==> flow/design.v <==
module instruction_fetch (
  input clk,
  input rstn,
  input suspend_cpu,
  input       pc_take_branch,    
  input [7:0] pc_branch_target,  
  output [7:0] pc_instruction_address
);
reg [7:0] pc;
always @(posedge clk or negedge rstn) begin
  if (rstn == 1'b0) begin
    pc <= 8'd0;
  end else if (pc_take_branch == 1'b1) begin
    pc <= pc_branch_target;
  end else if (suspend_cpu == 1'b0) begin
    pc <= pc + 8'd1;
  end
end
assign pc_instruction_address = pc;
endmodule
module instruction_decode (
  input clk,
  input rstn,
  input suspend_cpu,
  input [20:0] instruction,
  input [15:0] wb_regfile_writeback,  
  input  [3:0] wb_rd_id,              
  input        wb_reg_write,          
  output reg [4:0] opcode,
  output reg alu_src,
  output reg mem_branch,
  output reg mem_write,
  output reg mem_read,
  output reg reg_write,
  output reg mem_to_reg,
  output reg sema_read,
  output reg sema_write,
  output reg  [3:0] rd_id,
  output reg [15:0] rs1,
  output reg [15:0] rs2,
  output reg [15:0] imm
);
localparam ADD = 5'd0;
localparam SUB = 5'd1;
localparam MUL = 5'd2;
localparam DIV = 5'd3;
localparam AND = 5'd4;
localparam OR = 5'd5;
localparam XOR = 5'd6;
localparam NOT = 5'd7;
localparam ADDI = 5'd8;
localparam SUBI = 5'd9;
localparam MULI = 5'd10;
localparam DIVI = 5'd11;
localparam ANDI = 5'd12;
localparam ORI = 5'd13;
localparam XORI = 5'd14;
localparam SHL = 5'd15;
localparam SHR = 5'd16;
localparam SHLI = 5'd17;
localparam SHRI = 5'd18;
localparam BEQ = 5'd19;
localparam BNE = 5'd20;
localparam BGT = 5'd21;
localparam BLT = 5'd22;
localparam CEQ = 5'd23;
localparam CNE = 5'd24;
localparam CGT = 5'd25;
localparam CLT = 5'd26;
localparam LD = 5'd27;
localparam ST = 5'd28;
localparam SEMA_RD = 5'd29;
localparam SEMA_WR = 5'd30;
localparam JALR = 5'd31;
wire [4:0] op_i;
wire [3:0] rs1_id;
wire [3:0] rs2_id;
wire [7:0] i_imm;
wire [7:0] b_imm;
reg [15:0] regfile [1:15];
assign op_i   = instruction[4:0];
assign i_imm  = instruction[20:13];
assign b_imm  = {instruction[20:17], instruction[8:5]};
assign rs1_id = instruction[12:9];
assign rs2_id = instruction[16:13];
wire [15:0] rs1_val = (rs1_id == 4'd0) ? 16'd0 : regfile[rs1_id];
wire [15:0] rs2_val = (rs2_id == 4'd0) ? 16'd0 : regfile[rs2_id];
always @(posedge clk or negedge rstn) begin
  if (rstn == 1'b0) begin
    opcode <= 5'd0;
    alu_src <= 1'b0;
    mem_branch <= 1'b0;
    mem_write <= 1'b0;
    mem_read <= 1'b0;
    reg_write <= 1'b0;
    mem_to_reg <= 1'b0;
    sema_read <= 1'b0;
    sema_write <= 1'b0;
    rd_id <= 4'd0;
    rs1 <= 16'd0;
    rs2 <= 16'd0;
    imm <= 16'd0;
  end else if (suspend_cpu == 1'b0) begin
    opcode <= op_i;
    rd_id <= instruction[8:5];
    rs1 <= rs1_val;
    rs2 <= rs2_val;
    alu_src <= 1'b0;
    mem_branch <= 1'b0;
    mem_write <= 1'b0;
    mem_read <= 1'b0;
    reg_write <= 1'b0;
    mem_to_reg <= 1'b0;
    sema_read <= 1'b0;
    sema_write <= 1'b0;
    imm <= 16'd0;
    case (op_i)
      ADD, SUB, MUL, DIV, AND, OR, XOR, NOT, SHL, SHR: begin
        reg_write <= 1'b1;
      end
      ADDI, SUBI, MULI, DIVI, ANDI, ORI, XORI, SHLI, SHRI: begin
        alu_src <= 1'b1;
        reg_write <= 1'b1;
        imm <= {8'd0, i_imm};
      end
      BEQ, BNE, BGT, BLT: begin
        mem_branch <= 1'b1;
        imm <= {8'd0, b_imm};
      end
      CEQ, CNE, CGT, CLT: begin
        sema_write <= 1'b1;
      end
      LD: begin
        mem_read <= 1'b1;
        reg_write <= 1'b1;
        mem_to_reg <= 1'b1;
        imm <= {8'd0, i_imm};
      end
      ST: begin
        mem_write <= 1'b1;
        imm <= {8'd0, i_imm};
      end
      SEMA_RD: begin
        reg_write <= 1'b1;
        mem_to_reg <= 1'b1;
        sema_read <= 1'b1;
      end
      SEMA_WR: begin
        sema_write <= 1'b1;
      end
      JALR: begin
        mem_branch <= 1'b1;
        reg_write <= 1'b1;
      end
      default: begin
      end
    endcase
  end
end
integer i_reg;
always @(posedge clk or negedge rstn) begin
  if (rstn == 1'b0) begin
    for (i_reg = 1; i_reg < 16; i_reg = i_reg + 1) begin
      regfile[i_reg] <= 16'd0;
    end
  end else if ((wb_reg_write == 1'b1) && (wb_rd_id != 4'd0)) begin
    regfile[wb_rd_id] <= wb_regfile_writeback;
  end
end
endmodule
module instruction_execute (
  input  clk,
  input  rstn,
  input  suspend_cpu,
  output phase_done,
  input [4:0] id_opcode,
  input [7:0] id_pc,       
  input id_alu_src,
  input id_mem_branch,
  input id_mem_write,
  input id_mem_read,
  input id_reg_write,
  input id_mem_to_reg,
  input id_sema_read,
  input id_sema_write,
  input [3:0]  id_rd_id,
  input [15:0] id_rs1,
  input [15:0] id_rs2,
  input [15:0] id_imm,
  output reg [15:0] alu_result,
  output reg  [7:0] branch_target_address,
  output reg        branch_taken,
  output reg  [3:0] ex_rd_id,
  output reg        ex_mem_branch,
  output reg        ex_mem_write,
  output reg        ex_mem_read,
  output reg        ex_reg_write,
  output reg        ex_mem_to_reg,
  output reg        ex_sema_read,
  output reg        ex_sema_write,
  output reg  [7:0] ex_mem_addr,
  output reg [15:0] ex_mem_write_data
);
localparam ADD = 5'd0;
localparam SUB = 5'd1;
localparam MUL = 5'd2;
localparam DIV = 5'd3;
localparam AND = 5'd4;
localparam OR = 5'd5;
localparam XOR = 5'd6;
localparam NOT = 5'd7;
localparam ADDI = 5'd8;
localparam SUBI = 5'd9;
localparam MULI = 5'd10;
localparam DIVI = 5'd11;
localparam ANDI = 5'd12;
localparam ORI = 5'd13;
localparam XORI = 5'd14;
localparam SHL = 5'd15;
localparam SHR = 5'd16;
localparam SHLI = 5'd17;
localparam SHRI = 5'd18;
localparam BEQ = 5'd19;
localparam BNE = 5'd20;
localparam BGT = 5'd21;
localparam BLT = 5'd22;
localparam CEQ = 5'd23;
localparam CNE = 5'd24;
localparam CGT = 5'd25;
localparam CLT = 5'd26;
localparam JALR = 5'd31;
wire [15:0] alu_in1;
wire [15:0] alu_in2;
reg  [15:0] alu_single_cycle_out;
reg         cond;
wire is_multi_cycle = (id_opcode == MUL) || (id_opcode == MULI) ||
                      (id_opcode == DIV) || (id_opcode == DIVI);
wire is_div = (id_opcode == DIV) || (id_opcode == DIVI);
assign alu_in1 = id_rs1;
assign alu_in2 = (id_alu_src == 1'b1) ? id_imm : id_rs2;
always @(*) begin
  case (id_opcode)
    ADD, ADDI: alu_single_cycle_out = alu_in1 + alu_in2;
    SUB, SUBI: alu_single_cycle_out = alu_in1 - alu_in2;
    AND, ANDI: alu_single_cycle_out = alu_in1 & alu_in2;
    OR, ORI:   alu_single_cycle_out = alu_in1 | alu_in2;
    XOR, XORI: alu_single_cycle_out = alu_in1 ^ alu_in2;
    NOT:       alu_single_cycle_out = ~alu_in1;
    SHL, SHLI: alu_single_cycle_out = alu_in1 << alu_in2[3:0];
    SHR, SHRI: alu_single_cycle_out = alu_in1 >> alu_in2[3:0];
    JALR:      alu_single_cycle_out = {8'd0, id_pc};
    default:   alu_single_cycle_out = 16'b0;
  endcase
end
always @(*) begin
  case (id_opcode)
    BEQ, CEQ: cond = (alu_in1 == alu_in2);
    BNE, CNE: cond = (alu_in1 != alu_in2);
    BGT, CGT: cond = (alu_in1 > alu_in2);
    BLT, CLT: cond = (alu_in1 < alu_in2);
    JALR:     cond = 1'b1;
    default:  cond = 1'b0;
  endcase
end
reg [15:0] mul_acc;
reg [16:0] div_temp;
reg [15:0] dividend;
reg [15:0] divisor;
reg [15:0] multiplicand;
reg  [4:0] cycle_count;
wire [16:0] div_shift = {div_temp[15:0], dividend[15]};
wire [16:0] div_diff  = div_shift - {1'b0, divisor};
always @(posedge clk or negedge rstn) begin
  if (rstn == 1'b0) begin
    mul_acc <= 16'd0;
    div_temp <= 17'd0;
    dividend <= 16'd0;
    divisor <= 16'd0;
    multiplicand <= 16'd0;
    cycle_count <= 5'd0;
  end else if ((suspend_cpu == 1'b0) && is_multi_cycle) begin
    if (cycle_count == 5'd0) begin
      mul_acc <= 16'd0;
      div_temp <= 17'd0;
      multiplicand <= alu_in1;
      dividend <= is_div ? alu_in1 : alu_in2;
      divisor <= alu_in2;
      cycle_count <= 5'd1;
    end else if (cycle_count <= 5'd16) begin
      if (is_div) begin
        if (div_diff[16] == 1'b0) begin
          div_temp <= div_diff;
          dividend <= {dividend[14:0], 1'b1};
        end else begin
          div_temp <= div_shift;
          dividend <= {dividend[14:0], 1'b0};
        end
      end else begin
        if (dividend[0]) begin
          mul_acc <= mul_acc + multiplicand;
        end
        multiplicand <= multiplicand << 1;
        dividend <= dividend >> 1;
      end
      cycle_count <= cycle_count + 5'd1;
    end
  end else begin
    cycle_count <= 5'd0;
  end
end
assign phase_done = is_multi_cycle ? (cycle_count == 5'd17) : 1'b1;
always @(posedge clk or negedge rstn) begin
  if (rstn == 1'b0) begin
    alu_result    <= 16'd0;
    branch_target_address <= 8'd0;
    branch_taken  <= 1'b0;
    ex_rd_id      <= 4'b0;
    ex_mem_branch <= 1'b0;
    ex_mem_write  <= 1'b0;
    ex_mem_read   <= 1'b0;
    ex_reg_write  <= 1'b0;
    ex_mem_to_reg <= 1'b0;
    ex_sema_read  <= 1'b0;
    ex_sema_write <= 1'b0;
    ex_mem_addr   <= 8'd0;
    ex_mem_write_data <= 16'd0;
  end else if ((suspend_cpu == 1'b0) && phase_done) begin
    alu_result    <= is_multi_cycle ? (is_div ? dividend : mul_acc) : alu_single_cycle_out;
    branch_target_address <= (id_opcode == JALR) ? alu_in1[7:0] : id_imm[7:0];
    branch_taken  <= cond;
    ex_rd_id      <= id_rd_id;
    ex_mem_branch <= id_mem_branch;
    ex_mem_write  <= id_mem_write;
    ex_mem_read   <= id_mem_read;
    ex_reg_write  <= id_reg_write;
    ex_mem_to_reg <= id_mem_to_reg;
    ex_sema_read  <= id_sema_read;
    ex_sema_write <= id_sema_write;
    ex_mem_addr   <= id_imm[7:0];
    ex_mem_write_data <= (id_opcode == CEQ || id_opcode == CNE ||
                          id_opcode == CGT || id_opcode == CLT) ? {15'd0, cond} : id_rs1;
  end
end
endmodule
module memory_access (
  input clk,
  input rstn,
  input suspend_cpu,
  output phase_done,
  input sema_valid,
  input sema_data_in,
  input sema_is_empty,
  output sema_ready,
  output sema_write,
  output sema_data_out,
  input [15:0] ex_alu_result,
  input  [7:0] ex_branch_target_address,
  input        ex_branch_taken,
  input  [3:0] ex_rd_id,
  input        ex_mem_branch,
  input        ex_mem_write,
  input        ex_mem_read,
  input        ex_reg_write,
  input        ex_mem_to_reg,
  input        ex_sema_read,
  input        ex_sema_write,
  input  [7:0] ex_mem_addr,
  input [15:0] ex_mem_write_data,
  input [15:0] data_memory_read_data,
  output  [7:0] data_memory_address,
  output        data_memory_write_en,
  output [15:0] data_memory_write_data,
  output reg [15:0] mem_alu_result,
  output reg  [3:0] mem_rd_id,
  output reg        mem_reg_write,
  output            mem_take_branch,
  output      [7:0] mem_branch_target_address
);
assign data_memory_address = ex_mem_addr;
assign data_memory_write_en = ex_mem_write & ~suspend_cpu;
assign data_memory_write_data = ex_mem_write_data;
assign mem_take_branch = ex_branch_taken & ex_mem_branch & ~suspend_cpu;
assign mem_branch_target_address = ex_branch_target_address;
assign sema_write    = ex_sema_write & ~suspend_cpu;
assign sema_data_out = ex_mem_write_data[0];
assign sema_ready    = ex_sema_read & ~suspend_cpu;
assign phase_done = ex_sema_write ? sema_is_empty :
                    ex_sema_read  ? sema_valid    : 1'b1;
always @(posedge clk or negedge rstn) begin
  if (rstn == 1'b0) begin
    mem_alu_result <= 16'd0;
    mem_rd_id      <= 4'd0;
    mem_reg_write  <= 1'b0;
  end else if ((suspend_cpu == 1'b0) && phase_done) begin
    if (ex_mem_to_reg == 1'b1) begin
      mem_alu_result <= ex_sema_read ? {15'd0, sema_data_in} : data_memory_read_data;
    end else begin
      mem_alu_result <= ex_alu_result;
    end
    mem_rd_id      <= ex_rd_id;
    mem_reg_write  <= ex_reg_write;
  end
end
endmodule
module register_writeback (
  input suspend_cpu,
  input [15:0] mem_alu_result,
  input  [3:0] mem_rd_id,
  input        mem_reg_write,
  output [15:0] wb_regfile_writeback,
  output  [3:0] wb_rd_id,
  output        wb_reg_write
);
assign wb_reg_write = mem_reg_write & ~suspend_cpu;
assign wb_rd_id = mem_rd_id;
assign wb_regfile_writeback = mem_alu_result;
endmodule
module byte_unit_top (
  input clk,
  input rstn,
  output  [7:0] imem_addr,
  input  [20:0] imem_data,
  output  [7:0] dmem_addr,
  output        dmem_we,
  output [15:0] dmem_wdata,
  input  [15:0] dmem_rdata,
  input  sema_valid_i,  
  input  sema_data_i,   
  output sema_ready_o,  
  input  sema_is_empty_i,  
  output sema_write_o,     
  output sema_data_o,      
  output halted
);
wire [7:0]  if_instruction_address_o;
reg  [20:0] if_instruction;
wire [4:0]  id_opcode_o;
wire        id_alu_src_o;
wire        id_mem_branch_o;
wire        id_mem_write_o;
wire        id_mem_read_o;
wire        id_reg_write_o;
wire        id_mem_to_reg_o;
wire        id_sema_read_o;
wire        id_sema_write_o;
wire [3:0]  id_rd_id_o;
wire [15:0] id_rs1_o;
wire [15:0] id_rs2_o;
wire [15:0] id_imm_o;
wire        ex_phase_done_o;
wire [15:0] ex_alu_result_o;
wire  [7:0] ex_branch_target_address_o;
wire        ex_branch_taken_o;
wire  [3:0] ex_rd_id_o;
wire        ex_mem_branch_o;
wire        ex_mem_write_o;
wire        ex_mem_read_o;
wire        ex_reg_write_o;
wire        ex_mem_to_reg_o;
wire        ex_sema_read_o;
wire        ex_sema_write_o;
wire  [7:0] ex_mem_addr_o;
wire [15:0] ex_mem_write_data_o;
wire        mem_phase_done_o;
wire [15:0] mem_alu_result_o;
wire [3:0]  mem_rd_id_o;
wire        mem_reg_write_o;
wire        mem_take_branch_o;
wire  [7:0] mem_branch_target_address_o;
wire [15:0] wb_regfile_writeback_o;
wire  [3:0] wb_rd_id_o;
wire        wb_reg_write_o;
localparam [2:0] IF = 3'd0, ID = 3'd1, EX = 3'd2, MEM = 3'd3, WB = 3'd4, HALT = 3'd5;
reg [2:0] cpu_phase;
wire if_suspend_cpu_i  = (cpu_phase != IF);
wire id_suspend_cpu_i  = (cpu_phase != ID);
wire ex_suspend_cpu_i  = (cpu_phase != EX);
wire mem_suspend_cpu_i = (cpu_phase != MEM);
wire wb_suspend_cpu_i  = (cpu_phase != WB);
always @(posedge clk or negedge rstn) begin
  if (rstn == 1'b0) begin
    cpu_phase <= IF;
  end else begin
    case (cpu_phase)
      IF:  cpu_phase <= (&imem_data) ? HALT : ID;
      ID:  cpu_phase <= EX;
      EX:  if (ex_phase_done_o) cpu_phase <= MEM;
      MEM: if (mem_phase_done_o) cpu_phase <= WB;
      WB:  cpu_phase <= IF;
      default: cpu_phase <= HALT;
    endcase
  end
end
always @(posedge clk or negedge rstn) begin
  if (rstn == 1'b0) begin
    if_instruction <= {{16{1'b0}}, 5'b01111};  
  end else if (if_suspend_cpu_i == 1'b0) begin
    if_instruction <= imem_data;
  end
end
assign imem_addr = if_instruction_address_o;
assign halted = (cpu_phase == HALT);
instruction_fetch instruction_fetch_inst (
  .clk (clk),
  .rstn (rstn),
  .suspend_cpu (if_suspend_cpu_i),
  .pc_take_branch (mem_take_branch_o),
  .pc_branch_target (mem_branch_target_address_o),
  .pc_instruction_address (if_instruction_address_o)
);
instruction_decode instruction_decode_inst (
  .clk (clk),
  .rstn (rstn),
  .suspend_cpu (id_suspend_cpu_i),
  .instruction (if_instruction),
  .wb_regfile_writeback (wb_regfile_writeback_o),
  .wb_reg_write (wb_reg_write_o),
  .wb_rd_id (wb_rd_id_o),
  .opcode (id_opcode_o),
  .alu_src (id_alu_src_o),
  .mem_branch (id_mem_branch_o),
  .mem_write (id_mem_write_o),
  .mem_read (id_mem_read_o),
  .reg_write (id_reg_write_o),
  .mem_to_reg (id_mem_to_reg_o),
  .sema_read (id_sema_read_o),
  .sema_write (id_sema_write_o),
  .rd_id (id_rd_id_o),
  .rs1 (id_rs1_o),
  .rs2 (id_rs2_o),
  .imm (id_imm_o)
);
instruction_execute instruction_execute_inst (
  .clk (clk),
  .rstn (rstn),
  .suspend_cpu (ex_suspend_cpu_i),
  .phase_done (ex_phase_done_o),
  .id_opcode (id_opcode_o),
  .id_pc (if_instruction_address_o),
  .id_alu_src (id_alu_src_o),
  .id_mem_branch (id_mem_branch_o),
  .id_mem_write (id_mem_write_o),
  .id_mem_read (id_mem_read_o),
  .id_reg_write (id_reg_write_o),
  .id_mem_to_reg (id_mem_to_reg_o),
  .id_sema_read (id_sema_read_o),
  .id_sema_write (id_sema_write_o),
  .id_rd_id (id_rd_id_o),
  .id_rs1 (id_rs1_o),
  .id_rs2 (id_rs2_o),
  .id_imm (id_imm_o),
  .alu_result (ex_alu_result_o),
  .branch_target_address (ex_branch_target_address_o),
  .branch_taken (ex_branch_taken_o),
  .ex_rd_id (ex_rd_id_o),
  .ex_mem_branch (ex_mem_branch_o),
  .ex_mem_write (ex_mem_write_o),
  .ex_mem_read (ex_mem_read_o),
  .ex_reg_write (ex_reg_write_o),
  .ex_mem_to_reg (ex_mem_to_reg_o),
  .ex_sema_read (ex_sema_read_o),
  .ex_sema_write (ex_sema_write_o),
  .ex_mem_addr (ex_mem_addr_o),
  .ex_mem_write_data (ex_mem_write_data_o)
);
memory_access memory_access_inst (
  .clk (clk),
  .rstn (rstn),
  .suspend_cpu (mem_suspend_cpu_i),
  .phase_done (mem_phase_done_o),
  .sema_valid (sema_valid_i),
  .sema_data_in (sema_data_i),
  .sema_is_empty (sema_is_empty_i),
  .sema_ready (sema_ready_o),
  .sema_write (sema_write_o),
  .sema_data_out (sema_data_o),
  .ex_alu_result (ex_alu_result_o),
  .ex_branch_target_address (ex_branch_target_address_o),
  .ex_branch_taken (ex_branch_taken_o),
  .ex_rd_id (ex_rd_id_o),
  .ex_mem_branch (ex_mem_branch_o),
  .ex_mem_write (ex_mem_write_o),
  .ex_mem_read (ex_mem_read_o),
  .ex_reg_write (ex_reg_write_o),
  .ex_mem_to_reg (ex_mem_to_reg_o),
  .ex_sema_read (ex_sema_read_o),
  .ex_sema_write (ex_sema_write_o),
  .ex_mem_addr (ex_mem_addr_o),
  .ex_mem_write_data (ex_mem_write_data_o),
  .data_memory_read_data (dmem_rdata),
  .data_memory_address (dmem_addr),
  .data_memory_write_en (dmem_we),
  .data_memory_write_data (dmem_wdata),
  .mem_alu_result (mem_alu_result_o),
  .mem_rd_id (mem_rd_id_o),
  .mem_reg_write (mem_reg_write_o),
  .mem_take_branch (mem_take_branch_o),
  .mem_branch_target_address (mem_branch_target_address_o)
);
register_writeback register_writeback_inst (
  .suspend_cpu (wb_suspend_cpu_i),
  .mem_alu_result (mem_alu_result_o),
  .mem_rd_id (mem_rd_id_o),
  .mem_reg_write (mem_reg_write_o),
  .wb_regfile_writeback (wb_regfile_writeback_o),
  .wb_rd_id (wb_rd_id_o),
  .wb_reg_write (wb_reg_write_o)
);
endmodule
From RTL to reports: byte_unit_top
What the tools print for byte_unit_top, step after step.
Lines are those of the file above, counted from 1.
Operators carry their Yosys type and port widths (W data, S select, Z words).
Library cell names are shortened.
{"block": "inputs", "design": "byte_unit_top", "clock": "clk", "cell_library": "sky130hd", "lib_corner": "tt_025C_1v80"}

Word level
Source: Yosys, flattened and elaborated. Widths are those after wreduce. Registers that Yosys merges into a memory's read port (data or address) are not register bits. Print and check cells do not count. Equal cells are merged and count once.
{"block": "word_totals", "regBits": 501, "latch_bits": 0, "ram_bits": 0, "romBits": 0, "clocked_rd_ports_x_width": 0, "n_memories": 0, "input_bits": 42, "word_cells": 306}
{"block": "op_classes", "addsub": 6, "multipliers": 0, "div_mod_pow": 0, "cmp": 3, "eq_ne": 120, "shifts": 2, "muxes": 49, "logic": 13, "reduce_and_logical": 62}
{"block": "ops", "cell": "$pmux W16 S15", "n": 2}
{"block": "ops", "cell": "$mux W16", "n": 23}
{"block": "ops", "cell": "$eq A5 B5 Y1 const B", "n": 29}
{"block": "ops", "cell": "$pmux W16 S9", "n": 1}
{"block": "ops", "cell": "$eq A4 B4 Y1 const B", "n": 24}
{"block": "ops", "cell": "$eq A5 B4 Y1 const B", "n": 16}
{"block": "ops", "cell": "$eq A4 B3 Y1 const B", "n": 12}
{"block": "ops", "cell": "$eq A5 B3 Y1 const B", "n": 8}
{"block": "ops", "cell": "$reduce_and A2 Y1", "n": 18}
{"block": "ops", "cell": "$add A16 B16 Y16", "n": 2}
{"block": "ops", "cell": "$reduce_or A2 Y1", "n": 12}
{"block": "ops", "cell": "$eq A4 B2 Y1 const B", "n": 6}
{"block": "ops", "cell": "$mux W8", "n": 3}
{"block": "ops", "cell": "$reduce_or A22 Y1", "n": 1}
{"block": "ops", "cell": "$reduce_and A21 Y1", "n": 1}
{"block": "ops", "cell": "$eq A5 B2 Y1 const B", "n": 4}
{"block": "ops", "cell": "$sub A17 B16 Y17", "n": 1}
{"block": "ops", "cell": "$sub A16 B16 Y16", "n": 1}
{"block": "ops", "cell": "$gt A16 B16 Y1", "n": 1}
{"block": "ops", "cell": "$lt A16 B16 Y1", "n": 1}
{"block": "ops", "cell": "$eq A16 B16 Y1", "n": 1}
{"block": "ops", "cell": "$ne A16 B16 Y1", "n": 1}
{"block": "ops", "cell": "$and A16 B16 Y16", "n": 1}
{"block": "ops", "cell": "$or A16 B16 Y16", "n": 1}
{"block": "ops", "cell": "$xor A16 B16 Y16", "n": 1}
{"block": "ops", "cell": "$shl A16 B4 Y16", "n": 1}
{"block": "ops", "cell": "$shr A16 B4 Y16", "n": 1}
{"block": "ops", "cell": "$not A16 Y16", "n": 1}
Other operator kinds: 35; their cells: 81.

Depth
Longest topological path by Yosys (ltp), each cell counted once; first at word level (registers and memories cut), then after technology mapping (sequential cells cut; the memories' decode and read muxes count).
{"block": "depth", "word_depth": 7, "abc_area": 0, "mapped_depth": 13, "depth_no_buf": 11}

Synthesis result
Source: synth_stat.txt of the flow (Yosys; design flattened, memories mapped). It holds for the ABC_AREA given above (unset counts as 0); a run with the other value may have another netlist.
{"block": "mapped", "cells": 2858, "yosys_area_um2": 28511.1, "sequential_area_um2": 12341.8, "flip_flops": 493}
{"block": "by_type", "cell_type": "dfrtp_1", "n": 489}
{"block": "by_type", "cell_type": "mux2_2", "n": 266}
{"block": "by_type", "cell_type": "nand2_1", "n": 359}
{"block": "by_type", "cell_type": "ha_1", "n": 84}
{"block": "by_type", "cell_type": "a22oi_1", "n": 112}
{"block": "by_type", "cell_type": "mux2i_1", "n": 73}
{"block": "by_type", "cell_type": "nor2_1", "n": 180}
{"block": "by_type", "cell_type": "a21oi_1", "n": 122}
{"block": "by_type", "cell_type": "clkbuf_1", "n": 150}
{"block": "by_type", "cell_type": "o21ai_0", "n": 105}
{"block": "by_type", "cell_type": "mux4_2", "n": 22}
{"block": "by_type", "cell_type": "a22o_1", "n": 54}
{"block": "by_type", "cell_type": "a222oi_1", "n": 40}
{"block": "by_type", "cell_type": "nand3_1", "n": 76}
{"block": "by_type", "cell_type": "o221ai_1", "n": 42}
{"block": "by_type", "cell_type": "a221oi_1", "n": 33}
{"block": "by_type", "cell_type": "inv_1", "n": 76}
{"block": "by_type", "cell_type": "nand4_1", "n": 44}
Other cell types: 80; their cells: 531.
The figures by module come from a second, unflattened synthesis with its own total; it is not the netlist above.
{"block": "unflattened", "hier_cells": 3208, "hier_area_um2": 30912.1}
Rows give one instance, submodules left out.
{"block": "modules", "mod": "instruction_decode", "n_inst": 1, "n_cells": 1400, "area_um2": 15899.0, "mod_seq_area_um2": 7432.1}
{"block": "modules", "mod": "instruction_execute", "n_inst": 1, "n_cells": 1528, "area_um2": 11982.7, "mod_seq_area_um2": 3628.5}
{"block": "modules", "mod": "memory_access", "n_inst": 1, "n_cells": 138, "area_um2": 1372.6, "mod_seq_area_um2": 525.5}
{"block": "modules", "mod": "byte_unit_top", "n_inst": 1, "n_cells": 74, "area_um2": 1059.8, "mod_seq_area_um2": 605.6}
{"block": "modules", "mod": "instruction_fetch", "n_inst": 1, "n_cells": 47, "area_um2": 434.2, "mod_seq_area_um2": 200.2}
{"block": "modules", "mod": "register_writeback", "n_inst": 1, "n_cells": 21, "area_um2": 163.9, "mod_seq_area_um2": 0.0}

Path before layout
OpenSTA on the mapped netlist: ideal clock, no wires. The path of least setup slack (recovery checks aside). Input and output delay are each 20% of the period. Register names are those of the netlist, which keeps one name where synthesis merged equal registers.
{"block": "synth_timing", "path_type": "reg-to-reg", "startpoint": "register instruction_decode_inst.alu_src", "endpoint": "register instruction_execute_inst.alu_result[10]", "tclk_ps": 5000, "launch_ps": 0, "arrival_time_ps": 3268, "required_time_ps": 4861, "slack_ps": 1594, "path_delay_ps": 3407, "driving_pins": 13, "path_buffers": 3, "synth_period_reached_ps": 3406}
"path_delay_ps" = arrival - input delay + setup time.
"driving_pins": output pins that drive a net of the path, with the launching flip-flop's if there is one; two outputs of one cell count as two.
"synth_period_reached_ps" = period - worst setup slack (recovery checks aside). The figure is calculated, with input and output delays left at 20% of the set period.
The rows between start and end are the longest chain of elaborated cells between them; the timing report does not say that the signal goes this way. Where chains are equally long, one stands for them.
Each line given opens the expression or statement behind the cell; cells for indexed reads and writes are added by Yosys, which also makes memories of some case tables.
A register here has more assigning lines than the two given.
{"block": "synth_between", "path_cell_list": "dfrtp_1 -> buf_6 -> clkbuf_1 -> mux2i_1 -> ha_1 -> buf_2 -> or3b_1 -> and3_1 -> a2111o_1 -> nand2_1 -> mux2_2 -> a2111oi_0 -> a21oi_1", "elab_chain_cells": 4, "cells_between": 10, "lines_between": 10}
{"block": "synth_lines", "item": "start, declared", "line": 30, "source": "output reg alu_src,"}
{"block": "synth_lines", "item": "start, assigned", "line": 91, "source": "alu_src <= 1'b0;"}
{"block": "synth_lines", "item": "start, assigned", "line": 108, "source": "alu_src <= 1'b0;"}
{"block": "synth_lines", "item": "$mux W16", "line": 240, "source": "assign alu_in2 = (id_alu_src == 1'b1) ? id_imm : id_rs2;"}
{"block": "synth_lines", "item": "$sub A16 B16 Y16", "line": 244, "source": "SUB, SUBI: alu_single_cycle_out = alu_in1 - alu_in2;"}
{"block": "synth_lines", "item": "$pmux W16 S9", "line": 242, "source": "case (id_opcode)"}
{"block": "synth_lines", "item": "$mux W16", "line": 328, "source": "alu_result    <= is_multi_cycle ? (is_div ? dividend : mul_acc) : alu_single_cycle_out;"}
{"block": "synth_lines", "item": "end, assigned", "line": 314, "source": "alu_result    <= 16'd0;"}
{"block": "synth_lines", "item": "end, assigned", "line": 328}
{"block": "synth_lines", "item": "end, declared", "line": 190, "source": "output reg [15:0] alu_result,"}

Path in the finished layout
From the final timing report of record 1: the path of least setup slack in the routed layout; clock arrival at registers is part of the times.
The path's times are printed in steps of 10 ps; the period is the one set.
{"block": "layout_timing", "path_type": "reg-to-reg", "startpoint": "register instruction_decode_inst.alu_src", "endpoint": "register instruction_execute_inst.alu_result[12]", "tclk_ps": 5000, "launch_ps": 630, "arrival_time_ps": 4900, "required_time_ps": 5480, "slack_ps": 580, "driving_pins": 13, "path_buffers": 3}
The rows between start and end are the longest chain of elaborated cells between them; the timing report does not say that the signal goes this way. Where chains are equally long, one stands for them.
A register here has more assigning lines than the two given.
{"block": "layout_between", "path_cell_list": "dfrtp_1 -> buf_6 -> mux2i_2 -> clkbuf_1 -> buf_2 -> ha_1 -> nor2b_1 -> o21a_1 -> o311ai_0 -> a31oi_1 -> o31a_1 -> o21ai_0 -> a21oi_1", "elab_chain_cells": 4, "cells_between": 10, "lines_between": 10}
{"block": "layout_lines", "item": "start, declared", "line": 30, "source": "output reg alu_src,"}
{"block": "layout_lines", "item": "start, assigned", "line": 91, "source": "alu_src <= 1'b0;"}
{"block": "layout_lines", "item": "start, assigned", "line": 108, "source": "alu_src <= 1'b0;"}
{"block": "layout_lines", "item": "$mux W16", "line": 240, "source": "assign alu_in2 = (id_alu_src == 1'b1) ? id_imm : id_rs2;"}
{"block": "layout_lines", "item": "$sub A16 B16 Y16", "line": 244, "source": "SUB, SUBI: alu_single_cycle_out = alu_in1 - alu_in2;"}
{"block": "layout_lines", "item": "$pmux W16 S9", "line": 242, "source": "case (id_opcode)"}
{"block": "layout_lines", "item": "$mux W16", "line": 328, "source": "alu_result    <= is_multi_cycle ? (is_div ? dividend : mul_acc) : alu_single_cycle_out;"}
{"block": "layout_lines", "item": "end, assigned", "line": 314, "source": "alu_result    <= 16'd0;"}
{"block": "layout_lines", "item": "end, assigned", "line": 328}
{"block": "layout_lines", "item": "end, declared", "line": 190, "source": "output reg [15:0] alu_result,"}

Hand-over note for byte_unit_top

Stored flow runs of byte_unit_top (5 of them; Yosys, OpenROAD, sky130hd). They differ in their settings and are not a sequence. Constraints: input delay and output delay 20% of the set period each, output load 0.01 pF.
"achieved_clock_period_ps" means the clock period less the worst setup slack. The figure is calculated, with input and output delays left at 20% of the set period.
"power_total_uw" is the tool's figure for a default switching activity; nothing was simulated.

{"run": "record 1", "settings": { "ABC_AREA": 0, "CORE_ASPECT_RATIO": 1.17, "CORE_MARGIN": 3, "CORE_UTILIZATION": 35, "CTS_CLUSTER_DIAMETER": 45, "CTS_CLUSTER_SIZE": 58, "GPL_ROUTABILITY_DRIVEN": 0, "GPL_TIMING_DRIVEN": 0, "HOLD_SLACK_MARGIN": -0.07, "MAX_ROUTING_LAYER": "met5", "SETUP_SLACK_MARGIN": 0.25, "TNS_END_PERCENT": 50, "period_ns": 5.0, "CAP_MARGIN": 20, "SLEW_MARGIN": 20 }, "results": { "timing.setup.ws_ps": 579, "yosys_chip_area_um2": 28511.1, "achieved_clock_period_ps": 4421, "die_footprint_um2": 84931.9, "final_cell_area_um2": 33714.8, "power_total_uw": 9852 }}
{"run": "record 2", "settings": { "CAP_MARGIN": 30, "CORE_UTILIZATION": 41, "CTS_CLUSTER_SIZE": 89, "GPL_ROUTABILITY_DRIVEN": 1, "GPL_TIMING_DRIVEN": 1, "PLACE_DENSITY_LB_ADDON": 0.07, "SETUP_SLACK_MARGIN": 0.8, "TNS_END_PERCENT": 45, "period_ns": 2.9, "CORE_MARGIN": 2, "SLEW_MARGIN": 20 }, "results": { "timing.setup.ws_ps": -241, "yosys_chip_area_um2": 28511.1, "achieved_clock_period_ps": 3141, "die_footprint_um2": 71663.3, "final_cell_area_um2": 39634.3, "power_total_uw": 14751 }}
{"run": "record 3", "settings": { "CORE_ASPECT_RATIO": 0.87, "CORE_UTILIZATION": 35, "GPL_ROUTABILITY_DRIVEN": 0, "GPL_TIMING_DRIVEN": 0, "MAX_ROUTING_LAYER": "met4", "PLACE_DENSITY_LB_ADDON": 0.24, "TNS_END_PERCENT": 55, "period_ns": 5.0, "CAP_MARGIN": 20, "CORE_MARGIN": 2, "SLEW_MARGIN": 20 }, "results": { "timing.setup.ws_ps": 233, "yosys_chip_area_um2": 28511.1, "achieved_clock_period_ps": 4767, "die_footprint_um2": 83765.3, "final_cell_area_um2": 32825.2, "power_total_uw": 8412 }}
{"run": "record 4", "settings": { "CORE_ASPECT_RATIO": 0.87, "CORE_MARGIN": 3, "CORE_UTILIZATION": 35, "CTS_CLUSTER_SIZE": 79, "GPL_ROUTABILITY_DRIVEN": 0, "GPL_TIMING_DRIVEN": 0, "HOLD_SLACK_MARGIN": -0.07, "MAX_ROUTING_LAYER": "met4", "PLACE_DENSITY_LB_ADDON": 0.24, "TNS_END_PERCENT": 55, "period_ns": 5.0, "CAP_MARGIN": 20, "SLEW_MARGIN": 20 }, "results": { "timing.setup.ws_ps": 244, "yosys_chip_area_um2": 28511.1, "achieved_clock_period_ps": 4756, "die_footprint_um2": 84929.7, "final_cell_area_um2": 32790.2, "power_total_uw": 8324 }}
{"run": "record 5", "settings": { "CORE_UTILIZATION": 30, "period_ns": 3.9, "CAP_MARGIN": 20, "CORE_MARGIN": 2, "SLEW_MARGIN": 20 }, "results": { "timing.setup.ws_ps": 302, "yosys_chip_area_um2": 28511.1, "achieved_clock_period_ps": 3598, "die_footprint_um2": 97518.8, "final_cell_area_um2": 32981.6, "power_total_uw": 10646 }}

End of note.
